==> flow/design.v <==
`timescale 1ns / 1ps
module cordic_sin_cos#(
 parameter OUT_WIDTH = 16,
 parameter OUT_REGISTER_EN = 1,
 parameter K = 16'h4DBA
)(
 input                       clk,
 input                       rst_n,
 input  [19:0]               angle,
 output [OUT_WIDTH-1:0]      cos_o,
 output [OUT_WIDTH-1:0]      sin_o
    );
    localparam OUT_WIDTH_EXP = 4;
    localparam K_EXP = {K,{OUT_WIDTH_EXP{1'b0}}};
    localparam ITERATION_NUM = OUT_WIDTH;
    localparam [16*21-1:0] actan_table =  { 21'h20000,21'h12E40,21'h09FB4,21'h05111,
                                            21'h028B1,21'h0145D,21'h00A2F,21'h00518,
                                            21'h0028C,21'h00146,21'h000A3,21'h00051,
                                            21'h00029,21'h00014,21'h0000A,21'h00005};
    reg  signed [OUT_WIDTH+OUT_WIDTH_EXP:0]   real_x[0:ITERATION_NUM];
    reg  signed [OUT_WIDTH+OUT_WIDTH_EXP:0]   imag_y[0:ITERATION_NUM];
    reg  signed [20:0]                        angl_z[0:ITERATION_NUM];
    wire        [1:0]                         quadrant;
    reg  signed [OUT_WIDTH+OUT_WIDTH_EXP:0]   init_x;
    reg  signed [OUT_WIDTH+OUT_WIDTH_EXP:0]   init_y;
    reg  signed [20:0]                        init_z;
    assign quadrant = angle[19:18];
    always @(quadrant,angle) begin
        case (quadrant)
            2'b00:begin
                init_x = K_EXP;
                init_y = 0;
                init_z = {1'b0,angle};
            end
            2'b01:begin
                init_x = -K_EXP;
                init_y = 0;
                init_z = {3'b111,angle[17:0]};
            end
            2'b10: begin
                init_x = -K_EXP;
                init_y = 0;
                init_z = {3'b000,angle[17:0]};
            end
            2'b11:begin
                init_x = K_EXP;
                init_y = 0;
                init_z = {1'b1,angle};
            end
            default:begin
                init_x = 0;
                init_y = 0;
                init_z = 0;
            end
        endcase
    end
    always@(posedge clk or negedge rst_n)  
    begin
        if(rst_n == 1'b0)begin
            real_x[0] <= 'h0;
            imag_y[0] <= 'h0;
            angl_z[0] <= 'h0;
        end else begin
            real_x[0] <= init_x;
            imag_y[0] <= init_y;
            angl_z[0] <= init_z;
        end
    end
    genvar i;
    generate
        for (i = 1 ; i <= ITERATION_NUM; i= i + 1)
        begin: iter
                always@(posedge clk or negedge rst_n)  
                    begin
                        if(rst_n == 1'b0)begin
                            real_x[i] <= 'h0;
                            imag_y[i] <= 'h0;
                            angl_z[i] <= 'h0;
                        end else if(angl_z[i-1][20]==1'b1)begin  
                            real_x[i] <= real_x[i-1] + ( imag_y[i-1]>>>(i-1) );
                            imag_y[i] <= imag_y[i-1] - ( real_x[i-1]>>>(i-1) );
                            angl_z[i] <= angl_z[i-1] + $signed(actan_table[(21*(16-i+1)-1)-:21]);
                        end else begin
                            real_x[i] <= real_x[i-1] - ( imag_y[i-1]>>>(i-1) );
                            imag_y[i] <= imag_y[i-1] + ( real_x[i-1]>>>(i-1) );
                            angl_z[i] <= angl_z[i-1] - $signed(actan_table[(21*(16-i+1)-1)-:21]);
                        end
                    end
        end
    endgenerate
    wire [OUT_WIDTH:0]   real_x_cut;
    wire [OUT_WIDTH:0]   imag_y_cut;
    reg  [OUT_WIDTH-1:0] cos_over_pro;
    reg  [OUT_WIDTH-1:0] sin_over_pro;
    assign real_x_cut = real_x[ITERATION_NUM][OUT_WIDTH+OUT_WIDTH_EXP:OUT_WIDTH_EXP];
    assign imag_y_cut = imag_y[ITERATION_NUM][OUT_WIDTH+OUT_WIDTH_EXP:OUT_WIDTH_EXP];
    always@(*)begin
            case(real_x_cut[OUT_WIDTH:OUT_WIDTH-1])
                2'b00:cos_over_pro = real_x_cut[OUT_WIDTH-1:0];
                2'b01:cos_over_pro = {1'b0,{(OUT_WIDTH-1){1'b1}}};
                2'b10:cos_over_pro = {1'b1,{(OUT_WIDTH-2){1'b0}},1'b1};
                2'b11:cos_over_pro = real_x_cut[OUT_WIDTH-1:0];
                default:cos_over_pro = real_x_cut[OUT_WIDTH-1:0];
            endcase
    end
    always@(*)begin
            case(imag_y_cut[OUT_WIDTH:OUT_WIDTH-1])
                2'b00:sin_over_pro = imag_y_cut[OUT_WIDTH-1:0];
                2'b01:sin_over_pro = {1'b0,{(OUT_WIDTH-1){1'b1}}};
                2'b10:sin_over_pro = {1'b1,{(OUT_WIDTH-2){1'b0}},1'b1};
                2'b11:sin_over_pro = imag_y_cut[OUT_WIDTH-1:0];
                default:sin_over_pro = imag_y_cut[OUT_WIDTH-1:0];
            endcase
    end
    generate if (OUT_REGISTER_EN == 1'b1) begin:reg_out
        reg [OUT_WIDTH-1:0] cos_r;
        reg [OUT_WIDTH-1:0] sin_r;
        always@(posedge clk or negedge rst_n) begin
            if(rst_n == 1'b0)begin
                cos_r <= 'h0;
                sin_r <= 'h0;
            end else begin
                cos_r <= cos_over_pro;
                sin_r <= sin_over_pro;
            end
        end
        assign cos_o = cos_r;
        assign sin_o = sin_r;
    end else begin:no_reg_out
        assign cos_o = cos_over_pro;
        assign sin_o = sin_over_pro;
    end
    endgenerate
endmodule
`timescale 1ns / 1ps
module cordic_dds #(
 parameter OUT_WIDTH = 16,
 parameter OUT_REGISTER_EN = 1,
 parameter FREQ_WORD_INIITIAL = 32'h6D3A06,  
 parameter PHASE_WORD_INIITIAL = 0,
 parameter K = 16'h4DBA
)(
 input                      clk,
 input                      rst_n,
 input                      cfg_vld,
 input      [31:0]          cfg_freq_word,
 input      [31:0]          cfg_phase_word,
 output reg                 sig_vld_o,
 output     [OUT_WIDTH-1:0] sin_o,
 output     [OUT_WIDTH-1:0] cos_o
    );
 localparam PRO_DELAY = OUT_WIDTH + OUT_REGISTER_EN;
 reg [31:0] phase_accum;  
 reg [31:0] add_freq_wd;
 reg [4:0]  pro_cnt;
 always@(posedge clk or negedge rst_n)  
 begin
     if(rst_n == 1'b0)begin
         phase_accum <= PHASE_WORD_INIITIAL;
         add_freq_wd <= FREQ_WORD_INIITIAL;
     end else if(cfg_vld == 1'b1)begin 
         phase_accum <= cfg_phase_word;
         add_freq_wd <= cfg_freq_word;
     end else begin
         phase_accum <=  phase_accum + add_freq_wd;
     end
 end
 always@(posedge clk or negedge rst_n)  
 begin
     if(rst_n == 1'b0)begin
         pro_cnt <= 'h0;
         sig_vld_o <= 1'b0;
     end else if(pro_cnt == PRO_DELAY) begin
         pro_cnt <=  pro_cnt;
         sig_vld_o <= 1'b1;
     end else begin
         pro_cnt <=  pro_cnt + 1'b1;
         sig_vld_o <= 1'b0;
     end
 end
 cordic_sin_cos #(
 .OUT_WIDTH (OUT_WIDTH),
 .OUT_REGISTER_EN(OUT_REGISTER_EN),
 .K(K)
 )cordic_sin_cos_inst(
 .clk    (clk),
 .rst_n  (rst_n),
 .angle  (phase_accum[31:12]),
 .cos_o  (cos_o),
 .sin_o  (sin_o)
  );
endmodule
## Reports on cordic_dds

Module cordic_dds before and after one edit of its RTL, step after step.
Lines under "original" count in the file above, lines under "edited" in the edited file.
"difference" is "edited" less "original", of the values as shown; "relative change" is that difference over "original", in percent.
Operators carry their Yosys type and port widths (W data, S select, Z words).
Library cell names are shortened.
A cell with n/a has no value.

- Top: cordic_dds
- Clock port: clk
- Library: sky130hd
- Timing corner: tt_025C_1v80

## Diff

Unified diff, file above to edited file.
A script made this edit. It changes what the design does and was not meant as an optimisation.

```diff
@@ -179,4 +179,6 @@
      end
  end
+ wire [OUT_WIDTH-1:0] sin_o_m, sin_o_s;
+ wire [OUT_WIDTH-1:0] cos_o_m, cos_o_s;
  cordic_sin_cos #(
  .OUT_WIDTH (OUT_WIDTH),
@@ -187,6 +189,10 @@
  .rst_n  (rst_n),
  .angle  (phase_accum[31:12]),
- .cos_o  (cos_o),
- .sin_o  (sin_o)
+ .cos_o  (cos_o_m),
+ .sin_o  (sin_o_m)
   );
+ cordic_sin_cos #( .OUT_WIDTH (OUT_WIDTH), .OUT_REGISTER_EN(OUT_REGISTER_EN), .K(K) ) cordic_sin_cos_inst_alt (
+     .clk(clk), .rst_n(rst_n), .angle(~(phase_accum[31:12])), .cos_o(cos_o_s), .sin_o(sin_o_s));
+ assign sin_o = sin_o_m ^ sin_o_s;
+ assign cos_o = cos_o_m ^ cos_o_s;
 endmodule
```

## Word-level counts

Source: Yosys, flattened and elaborated. Widths are those after wreduce; folded enables and synchronous resets count as part of the registers. Registers that Yosys merges into a memory's read port (data or address) are not register bits. Print and check cells do not count. Equal cells are merged and count once.

Storage and ports:

| what | original | edited | difference | relative change (%) |
|---|---|---|---|---|
| output and inout bits | 33 | 33 | 0 | 0.00 |
| cells after elaboration | 223 | 440 | +217 | +97.31 |
| input bits | 67 | 67 | 0 | 0.00 |
| register bits after elaboration | 1152 | 2234 | +1082 | +93.92 |

Operators by class:

| what | original | edited | difference | relative change (%) |
|---|---|---|---|---|
| multiplexer cells | 54 | 106 | +52 | +96.30 |
| bitwise gates (word level) | 0 | 3 | +3 | n/a |
| reduce/logical cells | 8 | 16 | +8 | +100.00 |
| equal/unequal tests | 10 | 19 | +9 | +90.00 |
| $add $sub $neg | 95 | 188 | +93 | +97.89 |

Operators by type and width:

| kind | original | edited | difference | relative change (%) |
|---|---|---|---|---|
| $mux W21 | 48 | 96 | +48 | +100.00 |
| $eq A2 B2 Y1 const B | 6 | 12 | +6 | +100.00 |
| $reduce_or A2 Y1 | 4 | 8 | +4 | +100.00 |
| $eq A2 B1 Y1 const B | 3 | 6 | +3 | +100.00 |
| $logic_not A2 Y1 | 3 | 6 | +3 | +100.00 |
| $add A21 B10 Y21 | 2 | 4 | +2 | +100.00 |
| $add A21 B11 Y21 | 2 | 4 | +2 | +100.00 |
| $add A21 B12 Y21 | 2 | 4 | +2 | +100.00 |
| $add A21 B13 Y21 | 2 | 4 | +2 | +100.00 |
| $add A21 B14 Y21 | 2 | 4 | +2 | +100.00 |
| $add A21 B15 Y21 | 2 | 4 | +2 | +100.00 |
| $add A21 B16 Y21 | 2 | 4 | +2 | +100.00 |
| $add A21 B17 Y21 | 2 | 4 | +2 | +100.00 |
| $add A21 B18 Y21 | 2 | 4 | +2 | +100.00 |
| $add A21 B19 Y21 | 2 | 4 | +2 | +100.00 |
| $add A21 B20 Y21 | 2 | 4 | +2 | +100.00 |
| $add A21 B6 Y21 | 2 | 4 | +2 | +100.00 |
| $add A21 B7 Y21 | 2 | 4 | +2 | +100.00 |
| $add A21 B8 Y21 | 2 | 4 | +2 | +100.00 |
| $add A21 B9 Y21 | 2 | 4 | +2 | +100.00 |
| $pmux W16 S3 | 2 | 4 | +2 | +100.00 |
| $sub A21 B10 Y21 | 2 | 4 | +2 | +100.00 |
| $sub A21 B11 Y21 | 2 | 4 | +2 | +100.00 |
| $sub A21 B12 Y21 | 2 | 4 | +2 | +100.00 |
| $sub A21 B13 Y21 | 2 | 4 | +2 | +100.00 |
| $sub A21 B14 Y21 | 2 | 4 | +2 | +100.00 |
| $sub A21 B15 Y21 | 2 | 4 | +2 | +100.00 |
| $sub A21 B16 Y21 | 2 | 4 | +2 | +100.00 |

Unchanged operator kinds not shown: 5.
The list need not be complete.

## Longest topological paths

Longest topological path by Yosys (ltp), each cell counted once; first at word level (registers and memories cut), then after technology mapping (sequential cells cut; the memories' decode and read muxes count).

Logic depth:

| what | original | edited | difference | relative change (%) |
|---|---|---|---|---|
| word-level depth | 3 | 4 | +1 | +33.33 |
| ABC_AREA | 0 | 0 | n/a | n/a |
| gate-level depth with buffers | 17 | 19 | +2 | +11.76 |

## After synthesis

Source: synth_stat.txt of the flow (Yosys; design flattened, memories mapped). It holds for the ABC_AREA given above (unset counts as 0); a run with the other value may have another netlist.

Cell types:

| cell | original | edited | difference | relative change (%) |
|---|---|---|---|---|
| dfrtp_1 | 1030 | 1993 | +963 | +93.50 |
| ha_1 | 975 | 1910 | +935 | +95.90 |
| a21oi_1 | 797 | 1565 | +768 | +96.36 |
| nor2_1 | 669 | 1373 | +704 | +105.23 |
| xnor2_1 | 691 | 1319 | +628 | +90.88 |
| inv_1 | 457 | 874 | +417 | +91.25 |
| nand2_1 | 443 | 808 | +365 | +82.39 |
| xor2_1 | 326 | 685 | +359 | +110.12 |
| a21o_1 | 302 | 616 | +314 | +103.97 |
| nor3_1 | 257 | 541 | +284 | +110.51 |
| o21ai_1 | 20 | 260 | +240 | +1200.00 |
| o21a_1 | 81 | 213 | +132 | +162.96 |
| nand3_1 | 147 | 271 | +124 | +84.35 |
| nor2b_1 | 81 | 190 | +109 | +134.57 |
| clkbuf_1 | 93 | 193 | +100 | +107.53 |
| o21ai_0 | 396 | 480 | +84 | +21.21 |
| a31oi_1 | 78 | 159 | +81 | +103.85 |
| nand2b_1 | 84 | 164 | +80 | +95.24 |

Unchanged cell types not shown: 5.
The list need not be complete.

Mapped netlist:

| what | original | edited | difference | relative change (%) |
|---|---|---|---|---|
| buffer cells | 119 | 239 | +120 | +100.84 |
| sequential area (um^2) | 26063.7 | 50161.9 | +24098.2 | +92.46 |
| standard cells after synthesis | 8052 | 15761 | +7709 | +95.74 |
| synthesis area (um^2) | 75205.9 | 146503.0 | +71297.1 | +94.80 |
| flip-flop cells | 1041 | 2004 | +963 | +92.51 |

By module: a second synthesis without flattening, with its own total; a netlist apart from the flattened one above.

Second synthesis, totals:

| what | original | edited | difference | relative change (%) |
|---|---|---|---|---|
| cell total of the unflattened synthesis | 7977 | 15546 | +7569 | +94.89 |
| area total of the unflattened synthesis (um^2) | 75552.5 | 146952.2 | +71399.7 | +94.50 |

Rows give one instance, submodules left out.

By module, original:

| module | seq. area (um^2) | cells | times used | area (um^2) |
|---|---|---|---|---|
| cordic_sin_cos | 24298.3 | 7517 | 1 | 71044.4 |
| cordic_dds | 1765.4 | 460 | 1 | 4508.1 |

By module, edited:

| module | seq. area (um^2) | cells | times used | area (um^2) |
|---|---|---|---|---|
| cordic_sin_cos | 24298.3 | 7517 | 2 | 71044.4 |
| cordic_dds | 1765.4 | 512 | 1 | 4863.4 |

## Path before layout

Source: OpenSTA report_checks on the synthesized netlist (no wires, ideal clock, input and output delay 20% of the period each), path of least setup slack; recovery checks are left aside. Register names are those of the netlist, which keeps one name where synthesis merged equal registers.

Timing post-synthesis:

| what | original | edited | difference | relative change (%) |
|---|---|---|---|---|
| path kind | register to register | register to register | n/a | n/a |
| start point | register cordic_sin_cos_inst.angl_z[6][20] | register (no name shown) | n/a | n/a |
| end point | register cordic_sin_cos_inst.imag_y[7][17] | register cordic_sin_cos_inst_alt.real_x[2][19] | n/a | n/a |
| data arrival time (ns) | 3.442 | 3.840 | +0.398 | +11.56 |
| stages | 14 | 16 | +2 | +14.29 |
| data required time (ns) | 4.910 | 4.913 | +0.003 | +0.06 |
| launch time at the first pin (ns) | 0.000 | 0.000 | 0.000 | n/a |
| period (ns) | 5.0 | 5.0 | 0.0 | 0.00 |
| delay of the path (ns) | 3.532 | 3.927 | +0.395 | +11.18 |
| path slack (ns) | 1.468 | 1.074 | -0.394 | n/a |
| buffers on the path | 2 | 1 | -1 | -50.00 |
| period reached after synthesis (ns) | 3.532 | 3.926 | +0.394 | +11.16 |

"delay of the path" is the arrival time less input delay plus setup time.
"stages": output pins that drive a net of the path, with the launching flip-flop's if there is one; two outputs of one cell count as two.
"period reached after synthesis" = period - worst setup slack (recovery checks aside). The figure is calculated, with input and output delays left at 20% of the set period.
Between the ends stands the longest chain of elaborated cells between them, by number of cells; it is not shown to be the way that was timed. Of several equally long chains one is given.
A line is the first line of the expression or statement that the cell stems from. Yosys adds cells for indexed reads and writes and turns some case tables into memories.
A register here has more assigning lines than the two given.

Between the ends, post-synthesis, original:
- Path through: dfrtp_1 -> clkbuf_1 -> clkbuf_1 -> mux2i_1 -> ha_1 -> nor2b_1 -> o21ai_0 -> a21boi_0 -> o21ai_1 -> a211oi_1 -> o32ai_1 -> o31ai_1 -> a2111o_1 -> o2111ai_1
- Cells in the longest elaborated chain: 1
- Elaborated cells between the ends (all ways): 1
- Source lines of those cells: 1
- Those cells by class: 1 x mux

Ends and longest elaborated chain, post-synthesis, original:

| what | RTL line | source |
|---|---|---|
| from (decl) | 22 | `reg  signed [20:0]                        angl_z[0:ITERATION_NUM];` |
| from (assign) | 82 | `angl_z[i] <= angl_z[i-1] + $signed(actan_table[(21*(16-i+1)-1)-:21]);` |
| from (assign) | 86 | `angl_z[i] <= angl_z[i-1] - $signed(actan_table[(21*(16-i+1)-1)-:21]);` |
| $mux W21 | 79 | `end else if(angl_z[i-1][20]==1'b1)begin` |
| to (assign) | 81 | `imag_y[i] <= imag_y[i-1] - ( real_x[i-1]>>>(i-1) );` |
| to (assign) | 85 | `imag_y[i] <= imag_y[i-1] + ( real_x[i-1]>>>(i-1) );` |
| to (decl) | 21 | `reg  signed [OUT_WIDTH+OUT_WIDTH_EXP:0]   imag_y[0:ITERATION_NUM];` |

Between the ends, post-synthesis, edited:
- Path through: dfrtp_1 -> clkbuf_1 -> inv_1 -> ha_1 -> mux2_2 -> ha_1 -> fa_1 -> a21o_1 -> a21oi_1 -> o21ai_1 -> a21o_1 -> a21oi_1 -> o21ai_1 -> o41ai_1 -> or4b_1 -> o211ai_1

Ends and longest elaborated chain, post-synthesis, edited:

| what | RTL line | source |
|---|---|---|
| to (assign) | 80 | `real_x[i] <= real_x[i-1] + ( imag_y[i-1]>>>(i-1) );` |
| to (assign) | 84 | `real_x[i] <= real_x[i-1] - ( imag_y[i-1]>>>(i-1) );` |
| to (decl) | 20 | `reg  signed [OUT_WIDTH+OUT_WIDTH_EXP:0]   real_x[0:ITERATION_NUM];` |

edited: Chain of elaborated cells between the ends: none given.

## Path in the finished layout

Path of least setup slack in the final report of the runs of pair 1 (OpenROAD, finished layout, wires in). Where an end is a register, its clock arrival counts in the times.

Timing after layout:

| what | original | edited | difference | relative change (%) |
|---|---|---|---|---|
| path kind | register to register | register to register | n/a | n/a |
| start point | register cordic_sin_cos_inst.real_x[7][7] | register cordic_sin_cos_inst.imag_y[14][14] | n/a | n/a |
| end point | register cordic_sin_cos_inst.imag_y[8][20] | register cordic_sin_cos_inst.real_x[15][19] | n/a | n/a |
| data arrival time (ns) | 4.79 | 4.84 | +0.05 | +1.04 |
| data required time (ns) | 5.06 | 5.18 | +0.12 | +2.37 |
| buffers on the path | 0 | 0 | 0 | n/a |
| path slack (ns) | 0.27 | 0.34 | +0.07 | n/a |
| launch time at the first pin (ns) | 0.78 | 0.91 | +0.13 | +16.67 |
| period (ns) | 4.35 | 4.35 | 0.00 | 0.00 |
| stages | 16 | 17 | +1 | +6.25 |

Between the ends stands the longest chain of elaborated cells between them, by number of cells; it is not shown to be the way that was timed. Of several equally long chains one is given.
A register here has more assigning lines than the two given.

Between the ends, after layout, original:
- Path through: dfrtp_1 -> inv_1 -> ha_1 -> inv_1 -> o41ai_1 -> xor2_1 -> ha_1 -> a21o_1 -> a21o_1 -> a21oi_2 -> o21ai_1 -> o41ai_2 -> a21oi_2 -> a311o_1 -> a21oi_1 -> xnor2_1
- Cells in the longest elaborated chain: 2
- Elaborated cells between the ends (all ways): 3
- Source lines of those cells: 3
- Those cells by class: 2 x add/sub; 1 x mux

Ends and longest elaborated chain, after layout, original:

| what | RTL line | source |
|---|---|---|
| from (decl) | 20 | `reg  signed [OUT_WIDTH+OUT_WIDTH_EXP:0]   real_x[0:ITERATION_NUM];` |
| from (assign) | 80 | `real_x[i] <= real_x[i-1] + ( imag_y[i-1]>>>(i-1) );` |
| from (assign) | 84 | `real_x[i] <= real_x[i-1] - ( imag_y[i-1]>>>(i-1) );` |
| $add A21 B14 Y21 | 85 | `imag_y[i] <= imag_y[i-1] + ( real_x[i-1]>>>(i-1) );` |
| $mux W21 | 79 | `end else if(angl_z[i-1][20]==1'b1)begin` |
| to (assign) | 81 | `imag_y[i] <= imag_y[i-1] - ( real_x[i-1]>>>(i-1) );` |
| to (assign) | 85 |  |
| to (decl) | 21 | `reg  signed [OUT_WIDTH+OUT_WIDTH_EXP:0]   imag_y[0:ITERATION_NUM];` |

Between the ends, after layout, edited:
- Path through: dfrtp_1 -> inv_1 -> ha_1 -> nor3b_1 -> nand2_1 -> ha_1 -> o21ai_0 -> ha_1 -> a21o_1 -> a21o_1 -> a21o_1 -> a41o_1 -> a21o_1 -> a211oi_1 -> o31ai_1 -> a21oi_1 -> xnor2_1
- Cells in the longest elaborated chain: 2
- Elaborated cells between the ends (all ways): 3
- Source lines of those cells: 3
- Those cells by class: 2 x add/sub; 1 x mux

Ends and longest elaborated chain, after layout, edited:

| what | RTL line | source |
|---|---|---|
| from (decl) | 21 | `reg  signed [OUT_WIDTH+OUT_WIDTH_EXP:0]   imag_y[0:ITERATION_NUM];` |
| from (assign) | 81 | `imag_y[i] <= imag_y[i-1] - ( real_x[i-1]>>>(i-1) );` |
| from (assign) | 85 | `imag_y[i] <= imag_y[i-1] + ( real_x[i-1]>>>(i-1) );` |
| $sub A21 B7 Y21 | 84 | `real_x[i] <= real_x[i-1] - ( imag_y[i-1]>>>(i-1) );` |
| $mux W21 | 79 | `end else if(angl_z[i-1][20]==1'b1)begin` |
| to (assign) | 80 | `real_x[i] <= real_x[i-1] + ( imag_y[i-1]>>>(i-1) );` |
| to (assign) | 84 |  |
| to (decl) | 20 | `reg  signed [OUT_WIDTH+OUT_WIDTH_EXP:0]   real_x[0:ITERATION_NUM];` |

## Flow runs

Both versions went through the flow (Yosys, OpenROAD) with the same settings in each pair. Constraints: input delay and output delay 20% of the set period each, output load 0.01 pF.

Flow settings, pair 1:
- CORE_UTILIZATION: 40
- period_ns: 4.35
- CAP_MARGIN: 20
- CORE_MARGIN: 2
- SLEW_MARGIN: 20

Results, pair 1:

| what | original | edited | difference | relative change (%) |
|---|---|---|---|---|
| utilization in the final report | 0.45 | 0.445 | -0.005 | n/a |
| chip area after synthesis (Yosys) (um^2) | 75205.9 | 146503.0 | +71297.1 | +94.80 |
| total negative slack on setup checks (ns) | 0.000 | 0.000 | 0.000 | n/a |
| die area (um^2) | 191498.0 | 371112.0 | +179614.0 | +93.79 |
| worst setup slack after layout (ns) | 0.269 | 0.341 | +0.072 | n/a |
| reached clock period (ns) | 4.081 | 4.009 | -0.072 | -1.76 |
| standard-cell area of the final layout (um^2) | 84255.8 | 162241.0 | +77985.2 | +92.56 |

Flow settings, pair 2:
- CELL_PAD_IN_SITES_GLOBAL_PLACEMENT: 2
- CORE_MARGIN: 8
- CORE_UTILIZATION: 50
- GPL_TIMING_DRIVEN: 1
- PLACE_DENSITY_LB_ADDON: 0.09
- SLEW_MARGIN: 5
- TNS_END_PERCENT: 90
- period_ns: 2.56
- CAP_MARGIN: 20

Results, pair 2:

| what | original | edited | difference | relative change (%) |
|---|---|---|---|---|
| utilization in the final report | 0.782 | 0.718 | -0.064 | n/a |
| chip area after synthesis (Yosys) (um^2) | 75205.9 | 146503.0 | +71297.1 | +94.80 |
| total negative slack on setup checks (ns) | -161.494 | -362.906 | -201.412 | n/a |
| die area (um^2) | 163079.0 | 310583.0 | +147504.0 | +90.45 |
| worst setup slack after layout (ns) | -0.907 | -1.166 | -0.259 | n/a |
| reached clock period (ns) | 3.467 | 3.726 | +0.259 | +7.47 |
| worst hold slack in the final report (ns) | 0.281 | 0.140 | -0.141 | n/a |
| standard-cell area of the final layout (um^2) | 116980.0 | 209278.0 | +92298.0 | +78.90 |

"reached clock period": clock period set for the run, less the worst setup slack. It is reckoned from that one timing run; input and output delays stay at 20% of the period that was set.
